==> flow/design.v <==
module MUX2(
	input [15:0] Ain,  
	input [15:0] Bin,
	input Select,  
	output [15:0] Output  
	);
	assign Output = (Select == 1'b0)? Ain : Bin;
endmodule
module MUX3(
	input [15:0] Ain,  
	input [15:0] Bin,
	input [15:0] Cin,
	input [1:0] Select,  
	output reg [15:0] Output
	);
	always @(*)
	begin
		case (Select)
		2'b00: Output = Ain;
		2'b01: Output = Bin;
		2'b10: Output = Cin;
		2'b11: Output = 16'd0;  
		endcase
	end
endmodule
module MUX4(
	input [15:0] Ain,  
	input [15:0] Bin,
	input [15:0] Cin,
	input [15:0] Din,
	input [1:0] Select,  
	output reg [15:0] Output
	);
	always @(*)
	begin
		case (Select)
		2'b00: Output = Ain;
		2'b01: Output = Bin;
		2'b10: Output = Cin;
		2'b11: Output = Din;
		endcase
	end
endmodule
module ALU(
	input [15:0] Ain,  
	input [15:0] Bin,  
	input [3:0] MODE,  
	output reg [15:0] ALUout,  
	output FLAGzero  
	);
	always @(*)  
	begin
		case (MODE)  
			4'b0000: ALUout = 16'd0;		 
			4'b0001: ALUout = Ain + Bin;	 
			4'b0010: ALUout = Ain - Bin;	 
			4'b0011: ALUout = Ain & Bin;	 
			4'b0100: ALUout = Ain | Bin;	 
			4'b0101: ALUout = Ain ^ Bin;	 
			4'b0110: ALUout = ~Ain;			 
			4'b0111: ALUout = Ain * Bin;	 
			4'b1000: ALUout = (Bin == 16'd0) ? 16'hFFFF : Ain / Bin;	 
			4'b1001: ALUout = (Bin == 16'd0) ? Ain : Ain % Bin;	 
			4'b1010: ALUout = Ain<<Bin;	 
			4'b1011: ALUout = Ain>>Bin;	 
			4'b1100: ALUout = Ain;			 
			4'b1101: ALUout = Bin;			 
			4'b1110: begin if (Ain != Bin) ALUout = 16'd1;	 
							else ALUout = 16'd0;
							end
			4'b1111: begin if (Ain < Bin) ALUout = 16'd1;		 
							else ALUout = 16'd0;
							end
		endcase
	end
	assign FLAGzero = (ALUout == 16'd0) ? 1'b1: 1'b0;	 
endmodule
module CTRLUNIT(
	input [15:0] Instruction,  
	input ZFlag,  
	output reg JFlag,  
	output reg RamWriteEN,  
	output reg [9:0] RamAddr,
	output reg [3:0] ALUCtrl,  
	output reg RegWriteEN,
	output reg [4:0] RegWriteAddr,
	output reg [4:0] RegAddrA,  
	output reg [4:0] RegAddrB,
	output reg [9:0] Immediate,  
	output reg [1:0] MuxA,  
	output reg [1:0] MuxB,
	output reg [1:0] MuxC
	);
	wire [5:0] Opcode;
	wire [9:0] Address;
	wire [4:0] AddressA, AddressB;
	assign Opcode = Instruction[15:10];  
	assign Address = Instruction[9:0];  
	assign AddressA = Address[9:5];  
	assign AddressB = Address[4:0];  
	always @(*)
	begin
		case (Opcode)
		6'b000000: begin  
					RamWriteEN 		= 1'b0;
					RegWriteEN 		= 1'b0;
					MuxA 				= 1'b00;
					MuxB 				= 2'b00;
					MuxC				= 2'b00;
					RamAddr 			= 10'b0000000000;
					RegWriteAddr 	= 5'b00000;
					RegAddrA 		= 5'b00000;
					RegAddrB 		= 5'b00000;
					JFlag				= 1'b0;
					ALUCtrl			= 4'b0000;
					Immediate		= 10'b0000000000;
					end
		6'b000001: begin  
					RamWriteEN 		= 1'b0;
					RegWriteEN 		= 1'b1;
					MuxA 				= 1'b00;
					MuxB 				= 2'b01;
					MuxC				= 2'b01;
					RamAddr 			= Address;
					RegWriteAddr 	= 5'b00001;
					RegAddrA 		= 5'b00000;
					RegAddrB 		= 5'b00000;
					JFlag				= 1'b0;
					ALUCtrl			= 4'b1101;
					Immediate		= 10'b0000000000;
					end
		6'b000010: begin  
					RamWriteEN 		= 1'b1;
					RegWriteEN 		= 1'b0;
					MuxA 				= 1'b00;
					MuxB 				= 2'b00;
					MuxC				= 2'b01;
					RamAddr 			= Address;
					RegWriteAddr 	= 5'b00000;
					RegAddrA 		= 5'b00000;
					RegAddrB 		= 5'b00001;
					JFlag				= 1'b0;
					ALUCtrl			= 4'b0000;
					Immediate		= 10'b0000000000;
					end
		6'b000011: begin  
					RamWriteEN 		= 1'b0;
					RegWriteEN 		= 1'b1;
					MuxA 				= 1'b00;
					MuxB 				= 2'b00;
					MuxC				= 2'b00;
					RamAddr 			= 10'b0000000000;
					RegWriteAddr 	= AddressB;
					RegAddrA 		= AddressA;
					RegAddrB 		= 5'b00000;
					JFlag				= 1'b0;
					ALUCtrl			= 4'b1100;
					Immediate		= 10'b0000000000;
					end
		6'b000100: begin  
					RamWriteEN 		= 1'b0;
					RegWriteEN 		= 1'b0;
					MuxA 				= 1'b00;
					MuxB 				= 2'b10;  
					MuxC				= 2'b00;
					RamAddr 			= 10'b0000000000;
					RegWriteAddr 	= 5'b00000;
					RegAddrA 		= 5'b00001;  
					RegAddrB 		= 5'b00000;
					JFlag				= ~ZFlag;  
					ALUCtrl			= 4'b1100;  
					Immediate		= Address;  
					end
		6'b000101: begin  
					RamWriteEN 		= 1'b0;
					RegWriteEN 		= 1'b0;
					MuxA 				= 1'b00;
					MuxB 				= 2'b10;
					MuxC				= 2'b00;
					RamAddr 			= 10'b0000000000;
					RegWriteAddr 	= 5'b00000;
					RegAddrA 		= 5'b00001;
					RegAddrB 		= 5'b00000;
					JFlag				= ZFlag;
					ALUCtrl			= 4'b1100;
					Immediate		= Address;
					end
		6'b000110: begin  
					RamWriteEN 		= 1'b0;
					RegWriteEN 		= 1'b0;
					MuxA 				= 1'b00;
					MuxB 				= 2'b10;
					MuxC				= 2'b00;
					RamAddr 			= 10'b0000000000;
					RegWriteAddr 	= 5'b00000;
					RegAddrA 		= 5'b00000;
					RegAddrB 		= 5'b00000;
					JFlag				= 1'b1;
					ALUCtrl			= 4'b0000;
					Immediate		= Address;
					end
		6'b000111: begin  
					RamWriteEN 		= 1'b0;
					RegWriteEN 		= 1'b1;	 
					MuxA 				= 1'b01;	 
					MuxB 				= 2'b10;  
					MuxC				= 2'b00;
					RamAddr 			= 10'b0000000000;
					RegWriteAddr 	= AddressA;
					RegAddrA 		= 5'b00000;
					RegAddrB 		= 5'b00000;
					JFlag				= 1'b0;  
					ALUCtrl			= 4'b1100;	 
					Immediate		= 10'b0000000000;
					end
		6'b001000: begin  
					RamWriteEN 		= 1'b0;
					RegWriteEN 		= 1'b0;
					MuxA 				= 1'b00;
					MuxB 				= 2'b00;  
					MuxC				= 2'b00;
					RamAddr 			= 10'b0000000000;
					RegWriteAddr 	= 5'b00000;
					RegAddrA 		= 5'b00000;
					RegAddrB 		= AddressA;  
					JFlag				= 1'b1;  
					ALUCtrl			= 4'b0000;
					Immediate		= 10'b0000000000;
					end
		6'b001001: begin  
					RamWriteEN 		= 1'b0;
					RegWriteEN 		= 1'b1;  
					MuxA 				= 1'b00;
					MuxB 				= 2'b00;
					MuxC				= 2'b00;
					RamAddr 			= 10'b0000000000;
					RegWriteAddr 	= 5'b00001;  
					RegAddrA 		= AddressA;  
					RegAddrB 		= AddressB;  
					JFlag				= 1'b0;
					ALUCtrl			= 4'b1111;  
					Immediate		= 10'b0000000000;
					end
		6'b001010: begin  
					RamWriteEN 		= 1'b0;
					RegWriteEN 		= 1'b1;  
					MuxA 				= 1'b00;
					MuxB 				= 2'b10;  
					MuxC				= 2'b00;
					RamAddr 			= 10'b0000000000;
					RegWriteAddr 	= 5'b00001;  
					RegAddrA 		= AddressA;  
					RegAddrB 		= 5'b00000;
					JFlag				= 1'b0;
					ALUCtrl			= 4'b1111;  
					Immediate		= {5'b00000, AddressB};
					end
		6'b001011: begin  
					RamWriteEN 		= 1'b0;
					RegWriteEN 		= 1'b1;  
					MuxA 				= 1'b00;
					MuxB 				= 2'b00;
					MuxC				= 2'b00;
					RamAddr 			= 10'b0000000000;
					RegWriteAddr 	= 5'b00001;  
					RegAddrA 		= AddressA;  
					RegAddrB 		= AddressB;  
					JFlag				= 1'b0;
					ALUCtrl			= 4'b1110;  
					Immediate		= 10'b0000000000;
					end
		6'b001100: begin  
					RamWriteEN 		= 1'b0;
					RegWriteEN 		= 1'b1;  
					MuxA 				= 1'b00;
					MuxB 				= 2'b10;  
					MuxC				= 2'b00;
					RamAddr 			= 10'b0000000000;
					RegWriteAddr 	= 5'b00001;  
					RegAddrA 		= AddressA;  
					RegAddrB 		= 5'b00000;
					JFlag				= 1'b0;
					ALUCtrl			= 4'b1110;  
					Immediate		= {5'b00000, AddressB};
					end
		6'b001101: begin  
					RamWriteEN 		= 1'b0;
					RegWriteEN 		= 1'b1;  
					MuxA 				= 1'b00;
					MuxB 				= 2'b10;  
					MuxC				= 2'b00;
					RamAddr 			= 10'b0000000000;
					RegWriteAddr 	= 5'b00001;  
					RegAddrA 		= 5'b00000;
					RegAddrB 		= 5'b00000;
					JFlag				= 1'b0;
					ALUCtrl			= 4'b1101;
					Immediate		= Address;  
					end
		6'b001110: begin  
					RamWriteEN 		= 1'b0;
					RegWriteEN 		= 1'b1;
					MuxA 				= 1'b00;
					MuxB 				= 2'b00;
					MuxC				= 2'b00;
					RamAddr 			= 10'b0000000000;
					RegWriteAddr 	= 5'b00001;
					RegAddrA 		= AddressA;
					RegAddrB 		= AddressB;
					JFlag				= 1'b0;
					ALUCtrl			= 4'b1010;  
					Immediate		= 10'b0000000000;
					end
		6'b001111: begin  
					RamWriteEN 		= 1'b0;
					RegWriteEN 		= 1'b1;
					MuxA 				= 1'b00;
					MuxB 				= 2'b00;
					MuxC				= 2'b00;
					RamAddr 			= 10'b0000000000;
					RegWriteAddr 	= 5'b00001;
					RegAddrA 		= AddressA;
					RegAddrB 		= AddressB;
					JFlag				= 1'b0;
					ALUCtrl			= 4'b1011;  
					Immediate		= 10'b0000000000;
					end
		6'b010000: begin  
					RamWriteEN 		= 1'b0;
					RegWriteEN 		= 1'b1;
					MuxA 				= 1'b00;
					MuxB 				= 2'b00;
					MuxC				= 2'b00;
					RamAddr 			= 10'b0000000000;
					RegWriteAddr 	= 5'b00001;
					RegAddrA 		= AddressA;
					RegAddrB 		= AddressB;
					JFlag				= 1'b0;
					ALUCtrl			= 4'b0001;
					Immediate		= 10'b0000000000;
					end
		6'b010001: begin  
					RamWriteEN 		= 1'b0;
					RegWriteEN 		= 1'b1;
					MuxA 				= 1'b00;
					MuxB 				= 2'b00;
					MuxC				= 2'b00;
					RamAddr 			= 10'b0000000000;
					RegWriteAddr 	= 5'b00001;
					RegAddrA 		= AddressA;
					RegAddrB 		= AddressB;
					JFlag				= 1'b0;
					ALUCtrl			= 4'b0010;
					Immediate		= 10'b0000000000;
					end
		6'b010010: begin  
					RamWriteEN 		= 1'b0;
					RegWriteEN 		= 1'b1;
					MuxA 				= 1'b00;
					MuxB 				= 2'b00;
					MuxC				= 2'b00;
					RamAddr 			= 10'b0000000000;
					RegWriteAddr 	= 5'b00001;
					RegAddrA 		= AddressA;
					RegAddrB 		= AddressB;
					JFlag				= 1'b0;
					ALUCtrl			= 4'b0111;
					Immediate		= 10'b0000000000;
					end
		6'b010011: begin  
					RamWriteEN 		= 1'b0;
					RegWriteEN 		= 1'b1;
					MuxA 				= 1'b00;
					MuxB 				= 2'b00;
					MuxC				= 2'b00;
					RamAddr 			= 10'b0000000000;
					RegWriteAddr 	= 5'b00001;
					RegAddrA 		= AddressA;
					RegAddrB 		= AddressB;
					JFlag				= 1'b0;
					ALUCtrl			= 4'b1000;
					Immediate		= 10'b0000000000;
					end
		6'b010100: begin  
					RamWriteEN 		= 1'b0;
					RegWriteEN 		= 1'b1;
					MuxA 				= 1'b00;
					MuxB 				= 2'b00;
					MuxC				= 2'b00;
					RamAddr 			= 10'b0000000000;
					RegWriteAddr 	= 5'b00001;
					RegAddrA 		= AddressA;
					RegAddrB 		= AddressB;
					JFlag				= 1'b0;
					ALUCtrl			= 4'b1001;
					Immediate		= 10'b0000000000;
					end
		6'b010101: begin  
					RamWriteEN 		= 1'b0;
					RegWriteEN 		= 1'b1;
					MuxA 				= 1'b00;
					MuxB 				= 2'b10;
					MuxC				= 2'b00;
					RamAddr 			= 10'b0000000000;
					RegWriteAddr 	= 5'b00001;
					RegAddrA 		= AddressA;
					RegAddrB 		= 5'b00000;
					JFlag				= 1'b0;
					ALUCtrl			= 4'b0001;
					Immediate		= {5'b00000, AddressB};
					end
		6'b010110: begin  
					RamWriteEN 		= 1'b0;
					RegWriteEN 		= 1'b1;
					MuxA 				= 1'b00;
					MuxB 				= 2'b10;
					MuxC				= 2'b00;
					RamAddr 			= 10'b0000000000;
					RegWriteAddr 	= 5'b00001;
					RegAddrA 		= AddressA;
					RegAddrB 		= 5'b00000;
					JFlag				= 1'b0;
					ALUCtrl			= 4'b0010;
					Immediate		= {5'b00000, AddressB};
					end
		6'b010111: begin  
					RamWriteEN 		= 1'b0;
					RegWriteEN 		= 1'b1;
					MuxA 				= 1'b00;
					MuxB 				= 2'b10;
					MuxC				= 2'b00;
					RamAddr 			= 10'b0000000000;
					RegWriteAddr 	= 5'b00001;
					RegAddrA 		= AddressA;
					RegAddrB 		= 5'b00000;
					JFlag				= 1'b0;
					ALUCtrl			= 4'b0111;
					Immediate		= {5'b00000, AddressB};
					end
		6'b011000: begin  
					RamWriteEN 		= 1'b0;
					RegWriteEN 		= 1'b1;
					MuxA 				= 1'b00;
					MuxB 				= 2'b10;
					MuxC				= 2'b00;
					RamAddr 			= 10'b0000000000;
					RegWriteAddr 	= 5'b00001;
					RegAddrA 		= AddressA;
					RegAddrB 		= 5'b00000;
					JFlag				= 1'b0;
					ALUCtrl			= 4'b1000;
					Immediate		= {5'b00000, AddressB};
					end
		6'b011001: begin  
					RamWriteEN 		= 1'b0;
					RegWriteEN 		= 1'b1;
					MuxA 				= 1'b00;
					MuxB 				= 2'b10;
					MuxC				= 2'b00;
					RamAddr 			= 10'b0000000000;
					RegWriteAddr 	= 5'b00001;
					RegAddrA 		= AddressA;
					RegAddrB 		= 5'b00000;
					JFlag				= 1'b0;
					ALUCtrl			= 4'b1001;
					Immediate		= {5'b00000, AddressB};
					end
		6'b011010: begin  
					RamWriteEN 		= 1'b0;
					RegWriteEN 		= 1'b1;
					MuxA 				= 1'b00;
					MuxB 				= 2'b00;
					MuxC				= 2'b00;
					RamAddr 			= 10'b0000000000;
					RegWriteAddr 	= AddressB;
					RegAddrA 		= AddressA;
					RegAddrB 		= 5'b00000;
					JFlag				= 1'b0;
					ALUCtrl			= 4'b0110;
					Immediate		= 10'b0000000000;
					end
		6'b011011: begin  
					RamWriteEN 		= 1'b0;
					RegWriteEN 		= 1'b1;
					MuxA 				= 1'b00;
					MuxB 				= 2'b00;
					MuxC				= 2'b00;
					RamAddr 			= 10'b0000000000;
					RegWriteAddr 	= 5'b00001;
					RegAddrA 		= AddressA;
					RegAddrB 		= AddressB;
					JFlag				= 1'b0;
					ALUCtrl			= 4'b0101;
					Immediate		= 10'b0000000000;
					end
		6'b011100: begin  
					RamWriteEN 		= 1'b0;
					RegWriteEN 		= 1'b1;
					MuxA 				= 1'b00;
					MuxB 				= 2'b00;
					MuxC				= 2'b00;
					RamAddr 			= 10'b0000000000;
					RegWriteAddr 	= 5'b00001;
					RegAddrA 		= AddressA;
					RegAddrB 		= AddressB;
					JFlag				= 1'b0;
					ALUCtrl			= 4'b0100;
					Immediate		= 10'b0000000000;
					end
		6'b011101: begin  
					RamWriteEN 		= 1'b0;
					RegWriteEN 		= 1'b1;
					MuxA 				= 1'b00;
					MuxB 				= 2'b00;
					MuxC				= 2'b00;
					RamAddr 			= 10'b0000000000;
					RegWriteAddr 	= 5'b00001;
					RegAddrA 		= AddressA;
					RegAddrB 		= AddressB;
					JFlag				= 1'b0;
					ALUCtrl			= 4'b0011;
					Immediate		= 10'b0000000000;
					end
		6'b011110: begin  
					RamWriteEN 		= 1'b0;
					RegWriteEN 		= 1'b1;
					MuxA 				= 1'b00;
					MuxB 				= 2'b01;  
					MuxC				= 2'b10;  
					RamAddr 			= 10'b0000000000;
					RegWriteAddr 	= AddressB;
					RegAddrA 		= AddressA;  
					RegAddrB 		= 5'b00000;
					JFlag				= 1'b0;
					ALUCtrl			= 4'b1101;  
					Immediate		= 10'b0000000000;
					end
		6'b011111: begin  
					RamWriteEN 		= 1'b1;  
					RegWriteEN 		= 1'b0;
					MuxA 				= 1'b00;  
					MuxB 				= 2'b00;
					MuxC				= 2'b10;  
					RamAddr 			= 10'b0000000000;
					RegWriteAddr 	= 5'b00000;
					RegAddrA 		= AddressB;  
					RegAddrB 		= AddressA;  
					JFlag				= 1'b0;
					ALUCtrl			= 4'b0000;
					Immediate		= 10'b0000000000;
					end
		6'b100000: begin  
					RamWriteEN 		= 1'b0;  
					RegWriteEN 		= 1'b1;
					MuxA 				= 2'b10;  
					MuxB 				= 2'b00;
					MuxC				= 2'b10;  
					RamAddr 			= 10'b0000000000;
					RegWriteAddr 	= AddressA;
					RegAddrA 		= 5'b00000;  
					RegAddrB 		= 5'b00000;  
					JFlag				= 1'b0;
					ALUCtrl			= 4'b1100;
					Immediate		= 10'b0000000000;
					end
		6'b100001: begin  
					RamWriteEN 		= 1'b0;
					RegWriteEN 		= 1'b1;
					MuxA 				= 1'b00;
					MuxB 				= 2'b10;
					MuxC				= 2'b00;
					RamAddr 			= 10'b0000000000;
					RegWriteAddr 	= 5'b00001;
					RegAddrA 		= AddressA;
					RegAddrB 		= 5'b00000;
					JFlag				= 1'b0;
					ALUCtrl			= 4'b1010;  
					Immediate		= AddressB;
				end
		6'b100010: begin  
					RamWriteEN 		= 1'b0;
					RegWriteEN 		= 1'b1;
					MuxA 				= 1'b00;
					MuxB 				= 2'b10;
					MuxC				= 2'b00;
					RamAddr 			= 10'b0000000000;
					RegWriteAddr 	= 5'b00001;
					RegAddrA 		= AddressA;
					RegAddrB 		= 5'b00000;
					JFlag				= 1'b0;
					ALUCtrl			= 4'b1011;  
					Immediate		= AddressB;
				end
		default: begin  
					RamWriteEN 		= 1'b0;
					RegWriteEN 		= 1'b0;
					MuxA 				= 1'b00;
					MuxB 				= 2'b00;
					MuxC				= 2'b00;
					RamAddr 			= 10'b0000000000;
					RegWriteAddr 	= 5'b00000;
					RegAddrA 		= 5'b00000;
					RegAddrB 		= 5'b00000;
					JFlag				= 1'b0;
					ALUCtrl			= 4'b0000;
					Immediate		= 10'b0000000000;
					end
		endcase
	end
endmodule
module REGFILE(
	input clk,  
	input En,  
	input Reset,  
	input Write,  
	input [4:0] Waddr,  
	input [15:0] Wdata,  
	input [4:0] Aaddr,  
	output [15:0] Adata,  
	input [4:0] Baddr,
	output [15:0] Bdata
	);
	integer i;
	reg [15:0] register[31:0];
	always @(posedge clk)
	begin
		if (Reset == 1'b1) begin
			for(i = 0; i < 32; i = i + 1) begin  
				register[i] <= 16'd0;
			end
		end
		else if (En == 1'b1 && Write == 1'b1) begin
			register[Waddr] <= Wdata;  
		end
	end
	assign Adata = (Aaddr == 0)? 16'd0 : register[Aaddr];
	assign Bdata = (Baddr == 0)? 16'd0 : register[Baddr];
endmodule
module PCOUNTER(
	input clk,  
	input En,  
	input [9:0] Jaddr,  
	input Jflag,  
	output reg [9:0] Caddr,  
	input Clear  
	);
	always @(posedge clk)
	begin
		if (Clear == 1'b1) begin  
			Caddr <= 10'd0;
		end
		else if (En == 1'b1) begin
			if(Jflag == 1'b1) begin  
				Caddr <= Jaddr;
			end
			else begin
				Caddr <= Caddr + 1'b1;  
			end
		end
	end
endmodule
module microcounter(
	input clk,  
	input Clear,  
	output reg [1:0] count  
	);
	always @(posedge clk)
	begin
		if (Clear == 1'b1) begin
			count <= 2'b00;
		end
		else if (count == 2'b11) begin
			count <= 2'b00;
		end
		else begin
			count <= count + 1'b1;
		end
	end
endmodule
module mips16_core(
	input clk,
	input rst,  
	output [9:0] imem_addr,
	input [15:0] imem_rdata,
	output [9:0] dmem_addr,
	output dmem_we,
	output [15:0] dmem_wdata,
	input [15:0] dmem_rdata,
	input [15:0] in_data,
	output rf_we,
	output [4:0] rf_waddr,
	output [15:0] rf_wdata
	);
	wire ramWriteEN, regWriteEN, ZFlag, JFlag;
	wire [1:0] selA, selB, selC;
	wire [15:0] muxAout, muxBout, muxCout;
	wire [9:0] Caddr, ramAddress;
	wire [15:0] Instruction;
	wire [15:0] regAdata, regBdata;
	wire [3:0] ALUop;
	wire [15:0] ALUout;
	wire [9:0] Immediate;
	wire [15:0] ramBdata;
	wire [4:0] regAread, regBread, regwrite;
	wire [1:0] microcount;
	microcounter micro(.clk(clk), .Clear(rst), .count(microcount));
	wire ramclk = (microcount == 2'b00);  
	wire regclk = (microcount == 2'b01);  
	wire instrclk = (microcount == 2'b10);  
	PCOUNTER programcounter(
		.clk(clk),
		.En(instrclk),
		.Jaddr(muxBout[9:0]),  
		.Jflag(JFlag),
		.Caddr(Caddr),
		.Clear(rst)
		);
	assign imem_addr = Caddr;
	assign Instruction = imem_rdata;
	CTRLUNIT controlunit(
		.Instruction(Instruction),  
		.ZFlag(ZFlag),  
		.JFlag(JFlag),
		.RamWriteEN(ramWriteEN),
		.RamAddr(ramAddress),
		.ALUCtrl(ALUop),
		.RegWriteEN(regWriteEN),
		.RegWriteAddr(regwrite),
		.RegAddrA(regAread),
		.RegAddrB(regBread),
		.Immediate(Immediate),
		.MuxA(selA),
		.MuxB(selB),
		.MuxC(selC)
		);
	MUX3 muxA(
		.Ain(regAdata),
		.Bin({6'd0, Caddr}),
		.Cin(in_data),
		.Select(selA),
		.Output(muxAout)
		);
	MUX3 muxB(
		.Ain(regBdata),
		.Bin(ramBdata),
		.Cin({6'd0, Immediate}),
		.Select(selB),
		.Output(muxBout)
		);
	MUX3 muxC(
		.Ain({6'd0, Caddr}),
		.Bin({6'd0, ramAddress}),
		.Cin(muxAout),
		.Select(selC),
		.Output(muxCout)
		);
	ALU arithmaticlogic(
		.Ain(muxAout),  
		.Bin(muxBout),  
		.MODE(ALUop),  
		.ALUout(ALUout),
		.FLAGzero(ZFlag)
		);
	REGFILE registers(
		.clk(clk),
		.En(regclk),
		.Reset(rst),
		.Write(regWriteEN),
		.Waddr(regwrite),
		.Wdata(ALUout),
		.Aaddr(regAread),
		.Adata(regAdata),  
		.Baddr(regBread),
		.Bdata(regBdata)  
		);
	assign dmem_addr = muxCout[9:0];
	assign dmem_we = ramclk & ramWriteEN;
	assign dmem_wdata = regBdata;
	assign ramBdata = dmem_rdata;
	reg rf_we_q;
	reg [4:0] rf_waddr_q;
	reg [15:0] rf_wdata_q;
	always @(posedge clk)
	begin
		if (rst == 1'b1) begin
			rf_we_q <= 1'b0;
		end
		else begin
			rf_we_q <= regclk & regWriteEN;
		end
		if (regclk == 1'b1) begin
			rf_waddr_q <= regwrite;
			rf_wdata_q <= ALUout;
		end
	end
	assign rf_we = rf_we_q;
	assign rf_waddr = rf_waddr_q;
	assign rf_wdata = rf_wdata_q;
endmodule
# ---- From RTL to reports: mips16_core
# The steps from the RTL of mips16_core to its reports follow in flow order.
# Lines are those of the file above, counted from 1.
# Cell names lack the library's common part.
# A cell with n/a has no value.
dict set report design {
  top_module {mips16_core}
  clock {clk}
  library {sky130hd}
  corner {tt_025C_1v80}
}

# ---- Word-level counts
# Counts by Yosys on the flattened word-level netlist (proc, flatten, opt, wreduce; memories kept). Register bits leave out memories and registers merged into their read ports (data or address). Print and check cells are left out. Cells with the same type and inputs are merged into one.
# Yosys's memory passes give these memory sizes; they may raise the number of words (mostly to a power of two), join words into wider ones and drop unused or constant bits.
dict set report bits {
  word_cells 154
  memories 1
  out_inout_bits 59
  input_bits 50
  reg_bits 34
  mem_bits_rw 512
}
# memory words word_bits line_no
set mem_list {}
lappend mem_list {registers.register 32 16 624} ;# reg [15:0] register[31:0];
dict set report classes {
  add_sub_neg 4
  mux 31
  multipliers 1
  reduce_logical 38
  n_cmp 1
  logic 7
  equal 62
  n_div 2
  shift 2
}
# op n
set ops {}
lappend ops {{16-bit by 16-bit divider with 16-bit output} 1}
lappend ops {{16-bit by 16-bit modulo with 16-bit output} 1}
lappend ops {{16-bit by 16-bit multiplier with 16-bit output} 1}
lappend ops {{16-bit parallel mux with 16-bit select} 1}
lappend ops {{16-bit parallel mux with 4-bit select} 2}
lappend ops {{6-bit by 5-bit == test with 1-bit output with constant B} 16}
lappend ops {{16-bit two-way mux} 6}
lappend ops {{4-bit parallel mux with 15-bit select} 1}
lappend ops {{6-bit by 4-bit == test with 1-bit output with constant B} 8}
lappend ops {{5-bit parallel mux with 3-bit select} 3}
lappend ops {{10-bit parallel mux with 4-bit select} 1}
lappend ops {{2-bit OR reduction} 17}
lappend ops {{16-bit zero test} 2}
lappend ops {{4-bit == test with constant B} 8}
lappend ops {{28-bit OR reduction} 1}
lappend ops {{24-bit OR reduction} 1}
lappend ops {{6-bit by 3-bit == test with 1-bit output with constant B} 4}
lappend ops {{23-bit OR reduction} 1}
lappend ops {{10-bit parallel mux with 2-bit select} 1}
lappend ops {{10-bit two-way mux} 2}
lappend ops {{6-bit == test with constant B} 3}
lappend ops {{16-bit adder} 1}
lappend ops {{16-bit subtractor} 1}
lappend ops {{16-bit less-than comparator} 1}
lappend ops {{16-bit != test} 1}
lappend ops {{16-bit AND} 1}
lappend ops {{16-bit bitwise OR} 1}
lappend ops {{16-bit bitwise XOR} 1}
# Other operator kinds: 28; their cells: 60.

# ---- Longest topological paths
# Longest topological path by Yosys (ltp), each cell counted once; first at word level (registers and memories cut), then after technology mapping (sequential cells cut; the memories' decode and read muxes count).
dict set report logic_depth {
  word_depth 14
  abc_area 0
  mapped_depth 203
  depth_no_buf 187
}

# ---- Netlist
# The flow's flattened synthesis, as Yosys stat reports it; memories are mapped. The netlist is that of the ABC_AREA named above (0 if unset); the other value can give another one.
# The area totals of this step are shown rounded.
dict set report mapped {
  area_um2 47200
  n_buf 411
  flip_flops 546
  seq_area_um2 16300
  mapped_cells 5544
}
# cell_type n area_total_um2
set types {}
lappend types {edfxtp_1 533 1.6E+04}
lappend types {nor2_1 838 3.15E+03}
lappend types {ha_1 242 3.03E+03}
lappend types {nand2_1 701 2.63E+03}
lappend types {mux2i_1 227 2.27E+03}
lappend types {fa_1 83 1.66E+03}
lappend types {a21oi_1 287 1.44E+03}
lappend types {o21ai_0 201 1.01E+03}
lappend types {clkbuf_1 246 923.386}
lappend types {inv_1 231 867.082}
lappend types {nand3_1 155 775.744}
lappend types {a211oi_1 94 705.677}
lappend types {nor3_1 135 675.648}
lappend types {xnor2_1 67 586.813}
lappend types {and3_1 91 569.296}
lappend types {buf_2 94 470.451}
lappend types {a31oi_1 71 444.176}
lappend types {a22oi_1 59 442.925}
# Not listed: further types 91, cells in them 1189.
# By module: a second synthesis without flattening, with its own total; a netlist apart from the flattened one above.
dict set report hier_totals {
  cells_unflattened 4612
  hier_area_um2 47500
}
# Each row is one instance without its submodules.
# module n_cells n_inst mod_area_um2
set modules {}
lappend modules {REGFILE 1891 1 27700}
lappend modules {ALU 2319 1 16200}
lappend modules {MUX3 39 3 382}
lappend modules {CTRLUNIT 174 1 1070}
lappend modules {mips16_core 28 1 701}
lappend modules {PCOUNTER 78 1 623}
lappend modules {microcounter 5 1 75.1}

# ---- Worst setup path after synthesis
# Path of least setup slack by OpenSTA after synthesis, without wires, with an ideal clock, recovery checks aside; 20% of the period is set as input and as output delay. Where synthesis merged equal registers, the netlist keeps one of their names.
dict set report synth_timing {
  path_type {input port to flip-flop}
  from {input imem_rdata[12]}
  to {register programcounter.Caddr[3]}
  path_delay_ns 37.318
  launch_ns 8.800
  tclk_ns 44.0
  in_delay_ns 8.800
  setup_ns 0.070
  setup_slack_ns -2.118
  arrival_time_ns 46.048
  driving_pins 189
  n_path_buf 20
  synth_period_reached_ns 46.118
}
# "path_delay_ns" = arrival - input delay + setup time.
# "driving_pins": output pins that drive a net of the path, with the launching flip-flop's if there is one; two outputs of one cell count as two.
# "synth_period_reached_ns" = period - worst setup slack (recovery checks aside). The figure is calculated, with input and output delays left at 20% of the set period.
# The rows between start and end are the longest chain of elaborated cells between them; the timing report does not say that the signal goes this way. Where chains are equally long, one stands for them.
# Each line given opens the expression or statement behind the cell; cells for indexed reads and writes are added by Yosys, which also makes memories of some case tables.
# The chain passes a memory read, where the word-level depth is cut; so it can be longer than that depth.
# A register here has more assigning lines than the two given.
dict set report synth_between {
  cell_sequence {buf_2 -> and3_1 -> or4_1 -> buf_2 -> o31ai_4 -> buf_4 -> buf_4 -> mux2i_1 -> mux2i_1 -> a211o_1 -> o2bb2ai_1 -> or2_1 -> clkbuf_1 -> buf_2 -> buf_4 -> clkbuf_1 -> ha_1 -> a22oi_1 -> [... 153 more ...] -> a21oi_1 -> o21ai_0 -> a211o_1 -> o21a_1 -> clkbuf_1 -> nor2_1 -> nand2_1 -> o21ai_0 -> a31oi_1 -> o211ai_1 -> nor3b_1 -> nand4_1 -> nor4_2 -> a31oi_1 -> or4_1 -> clkbuf_1 -> a2bb2oi_1 -> a21oi_1}
  elab_chain_cells 14
}
# element line_no
set synth_rtl {}
lappend synth_rtl {{start, declared} 684} ;# input [15:0] imem_rdata,
lappend synth_rtl {{6-bit by 2-bit == test with 1-bit output} 103} ;# case (Opcode)
lappend synth_rtl {{24-bit OR reduction} n/a}
lappend synth_rtl {{5-bit parallel mux with 3-bit select} 103}
lappend synth_rtl {{memory read 32 x 16 bit} 624} ;# reg [15:0] register[31:0];
lappend synth_rtl {{16-bit two-way mux} 636} ;# assign Adata = (Aaddr == 0)? 16'd0 : register[Aaddr];
lappend synth_rtl {{16-bit parallel mux with 4-bit select} 18} ;# case (Select)
lappend synth_rtl {{16-bit by 16-bit modulo with 16-bit output} 63} ;# 4'b1001: ALUout = (Bin == 16'd0) ? Ain : Ain % Bin;
lappend synth_rtl {{16-bit two-way mux} 63}
lappend synth_rtl {{16-bit parallel mux with 16-bit select} 53} ;# case (MODE)
lappend synth_rtl {{16-bit zero test} 76} ;# assign FLAGzero = (ALUout == 16'd0) ? 1'b1: 1'b0;
lappend synth_rtl {{1-bit two-way mux} 76}
lappend synth_rtl {{1-bit inverter} 170} ;# JFlag = ~ZFlag;
lappend synth_rtl {{1-bit parallel mux with 3-bit select} 103}
lappend synth_rtl {{10-bit two-way mux} 653} ;# if(Jflag == 1'b1) begin
lappend synth_rtl {{end, assigned} 654} ;# Caddr <= Jaddr;
lappend synth_rtl {{end, assigned} 657} ;# Caddr <= Caddr + 1'b1;
lappend synth_rtl {{end, declared} 644} ;# output reg [9:0] Caddr,

# ---- Worst path after layout
# From the final timing report of job 1: the path of least setup slack in the routed layout; clock arrival at registers is part of the times.
dict set report layout_timing {
  path_type {input port to flip-flop}
  from {input imem_rdata[8]}
  to {register programcounter.Caddr[1]}
  tclk_ns 37.6
  n_path_buf 18
  in_delay_ns 7.52
  arrival_time_ns 41.76
  driving_pins 190
  setup_ns 0.08
  setup_slack_ns -3.60
  launch_ns 7.52
}
# The rows between start and end are the longest chain of elaborated cells between them; the timing report does not say that the signal goes this way. Where chains are equally long, one stands for them.
# The chain passes a memory read, where the word-level depth is cut; so it can be longer than that depth.
# A register here has more assigning lines than the two given.
dict set report layout_between {
  cell_sequence {clkdlybuf4s50_1 -> buf_4 -> or2_2 -> o221ai_1 -> o31ai_1 -> buf_4 -> buf_4 -> nor2_1 -> buf_4 -> nand3_1 -> o2111ai_1 -> buf_4 -> or2_2 -> o21a_1 -> inv_2 -> nor3_4 -> nand3_2 -> nor3_4 -> [... 154 more ...] -> o21ai_2 -> a211o_1 -> o21a_4 -> buf_6 -> nor2_4 -> buf_6 -> a31oi_4 -> o211ai_1 -> nor3b_4 -> nand4_1 -> nor4_2 -> buf_4 -> a31oi_4 -> buf_6 -> nor4_4 -> buf_6 -> o221ai_2 -> a21oi_1}
  elab_chain_cells 12
}
# element line_no
set layout_rtl {}
lappend layout_rtl {{start, declared} 684} ;# input [15:0] imem_rdata,
lappend layout_rtl {{5-bit parallel mux with 3-bit select} 103} ;# case (Opcode)
lappend layout_rtl {{memory read 32 x 16 bit} 624} ;# reg [15:0] register[31:0];
lappend layout_rtl {{16-bit two-way mux} 636} ;# assign Adata = (Aaddr == 0)? 16'd0 : register[Aaddr];
lappend layout_rtl {{16-bit parallel mux with 4-bit select} 18} ;# case (Select)
lappend layout_rtl {{16-bit by 16-bit modulo with 16-bit output} 63} ;# 4'b1001: ALUout = (Bin == 16'd0) ? Ain : Ain % Bin;
lappend layout_rtl {{16-bit two-way mux} 63}
lappend layout_rtl {{16-bit parallel mux with 16-bit select} 53} ;# case (MODE)
lappend layout_rtl {{16-bit zero test} 76} ;# assign FLAGzero = (ALUout == 16'd0) ? 1'b1: 1'b0;
lappend layout_rtl {{1-bit two-way mux} 76}
lappend layout_rtl {{1-bit inverter} 170} ;# JFlag = ~ZFlag;
lappend layout_rtl {{1-bit parallel mux with 3-bit select} 103}
lappend layout_rtl {{10-bit two-way mux} 653} ;# if(Jflag == 1'b1) begin
lappend layout_rtl {{end, assigned} 654} ;# Caddr <= Jaddr;
lappend layout_rtl {{end, assigned} 657} ;# Caddr <= Caddr + 1'b1;
lappend layout_rtl {{end, declared} 644} ;# output reg [9:0] Caddr,

; Design mips16_core on sky130hd. What follows are 5 stored runs of the flow, each under its own settings; their order means nothing. The constraints put input and output delay at 20% of the set period each and load the outputs with 0.01 pF.
; "achievedPeriod_ns" means the clock period less the worst setup slack. The figure is calculated, with input and output delays left at 20% of the set period.
; Values from the reports are rounded here.

[job 1: settings]
CELL_PAD_IN_SITES_GLOBAL_PLACEMENT = 1
MAX_ROUTING_LAYER = met4
SLEW_MARGIN = 10
TNS_END_PERCENT = 10
period_ns = 37.6
CAP_MARGIN = 20
CORE_MARGIN = 2
CORE_UTILIZATION = 40
[job 1: results]
total_die_area_um2 = 121000
achievedPeriod_ns = 41.196
finish.stdcell_area_um2 = 64000
synth_chip_area_um2 = 47200
worst_setup_slack_ns = -3.60

[job 2: settings]
ABC_AREA = 1
CAP_MARGIN = 35
CELL_PAD_IN_SITES_GLOBAL_PLACEMENT = 3
CORE_UTILIZATION = 63
MAX_ROUTING_LAYER = met5
SLEW_MARGIN = 25
period_ns = 77.0
CORE_MARGIN = 2
[job 2: results]
outcome = stopped before the end: placement reported GPL-0301

[job 3: settings]
period_ns = 43.5
CAP_MARGIN = 20
CORE_MARGIN = 2
CORE_UTILIZATION = 40
SLEW_MARGIN = 20
[job 3: results]
total_die_area_um2 = 121000
achievedPeriod_ns = 43.113
finish.stdcell_area_um2 = 61500
synth_chip_area_um2 = 47200
worst_setup_slack_ns = 0.387

[job 4: settings]
CAP_MARGIN = 15
CELL_PAD_IN_SITES_DETAIL_PLACEMENT = 0
CORE_ASPECT_RATIO = 1.43
CORE_UTILIZATION = 71
CTS_CLUSTER_SIZE = 43
GPL_TIMING_DRIVEN = 0
MIN_ROUTING_LAYER = met2
PLACE_DENSITY_LB_ADDON = 0.09
SETUP_SLACK_MARGIN = 2.48
TNS_END_PERCENT = 40
period_ns = 34.2
CORE_MARGIN = 2
SLEW_MARGIN = 20
[job 4: results]
outcome = stopped before the end: routing reported GRT-0116

[job 5: settings]
ABC_AREA = 0
CELL_PAD_IN_SITES_DETAIL_PLACEMENT = 2
CELL_PAD_IN_SITES_GLOBAL_PLACEMENT = 3
CORE_UTILIZATION = 63
CTS_CLUSTER_DIAMETER = 283
CTS_CLUSTER_SIZE = 38
MAX_ROUTING_LAYER = met4
PLACE_DENSITY_LB_ADDON = 0.06
SLEW_MARGIN = 30
TNS_END_PERCENT = 45
period_ns = 60.0
CAP_MARGIN = 20
CORE_MARGIN = 2
[job 5: results]
outcome = stopped before the end: placement reported FLW-0024
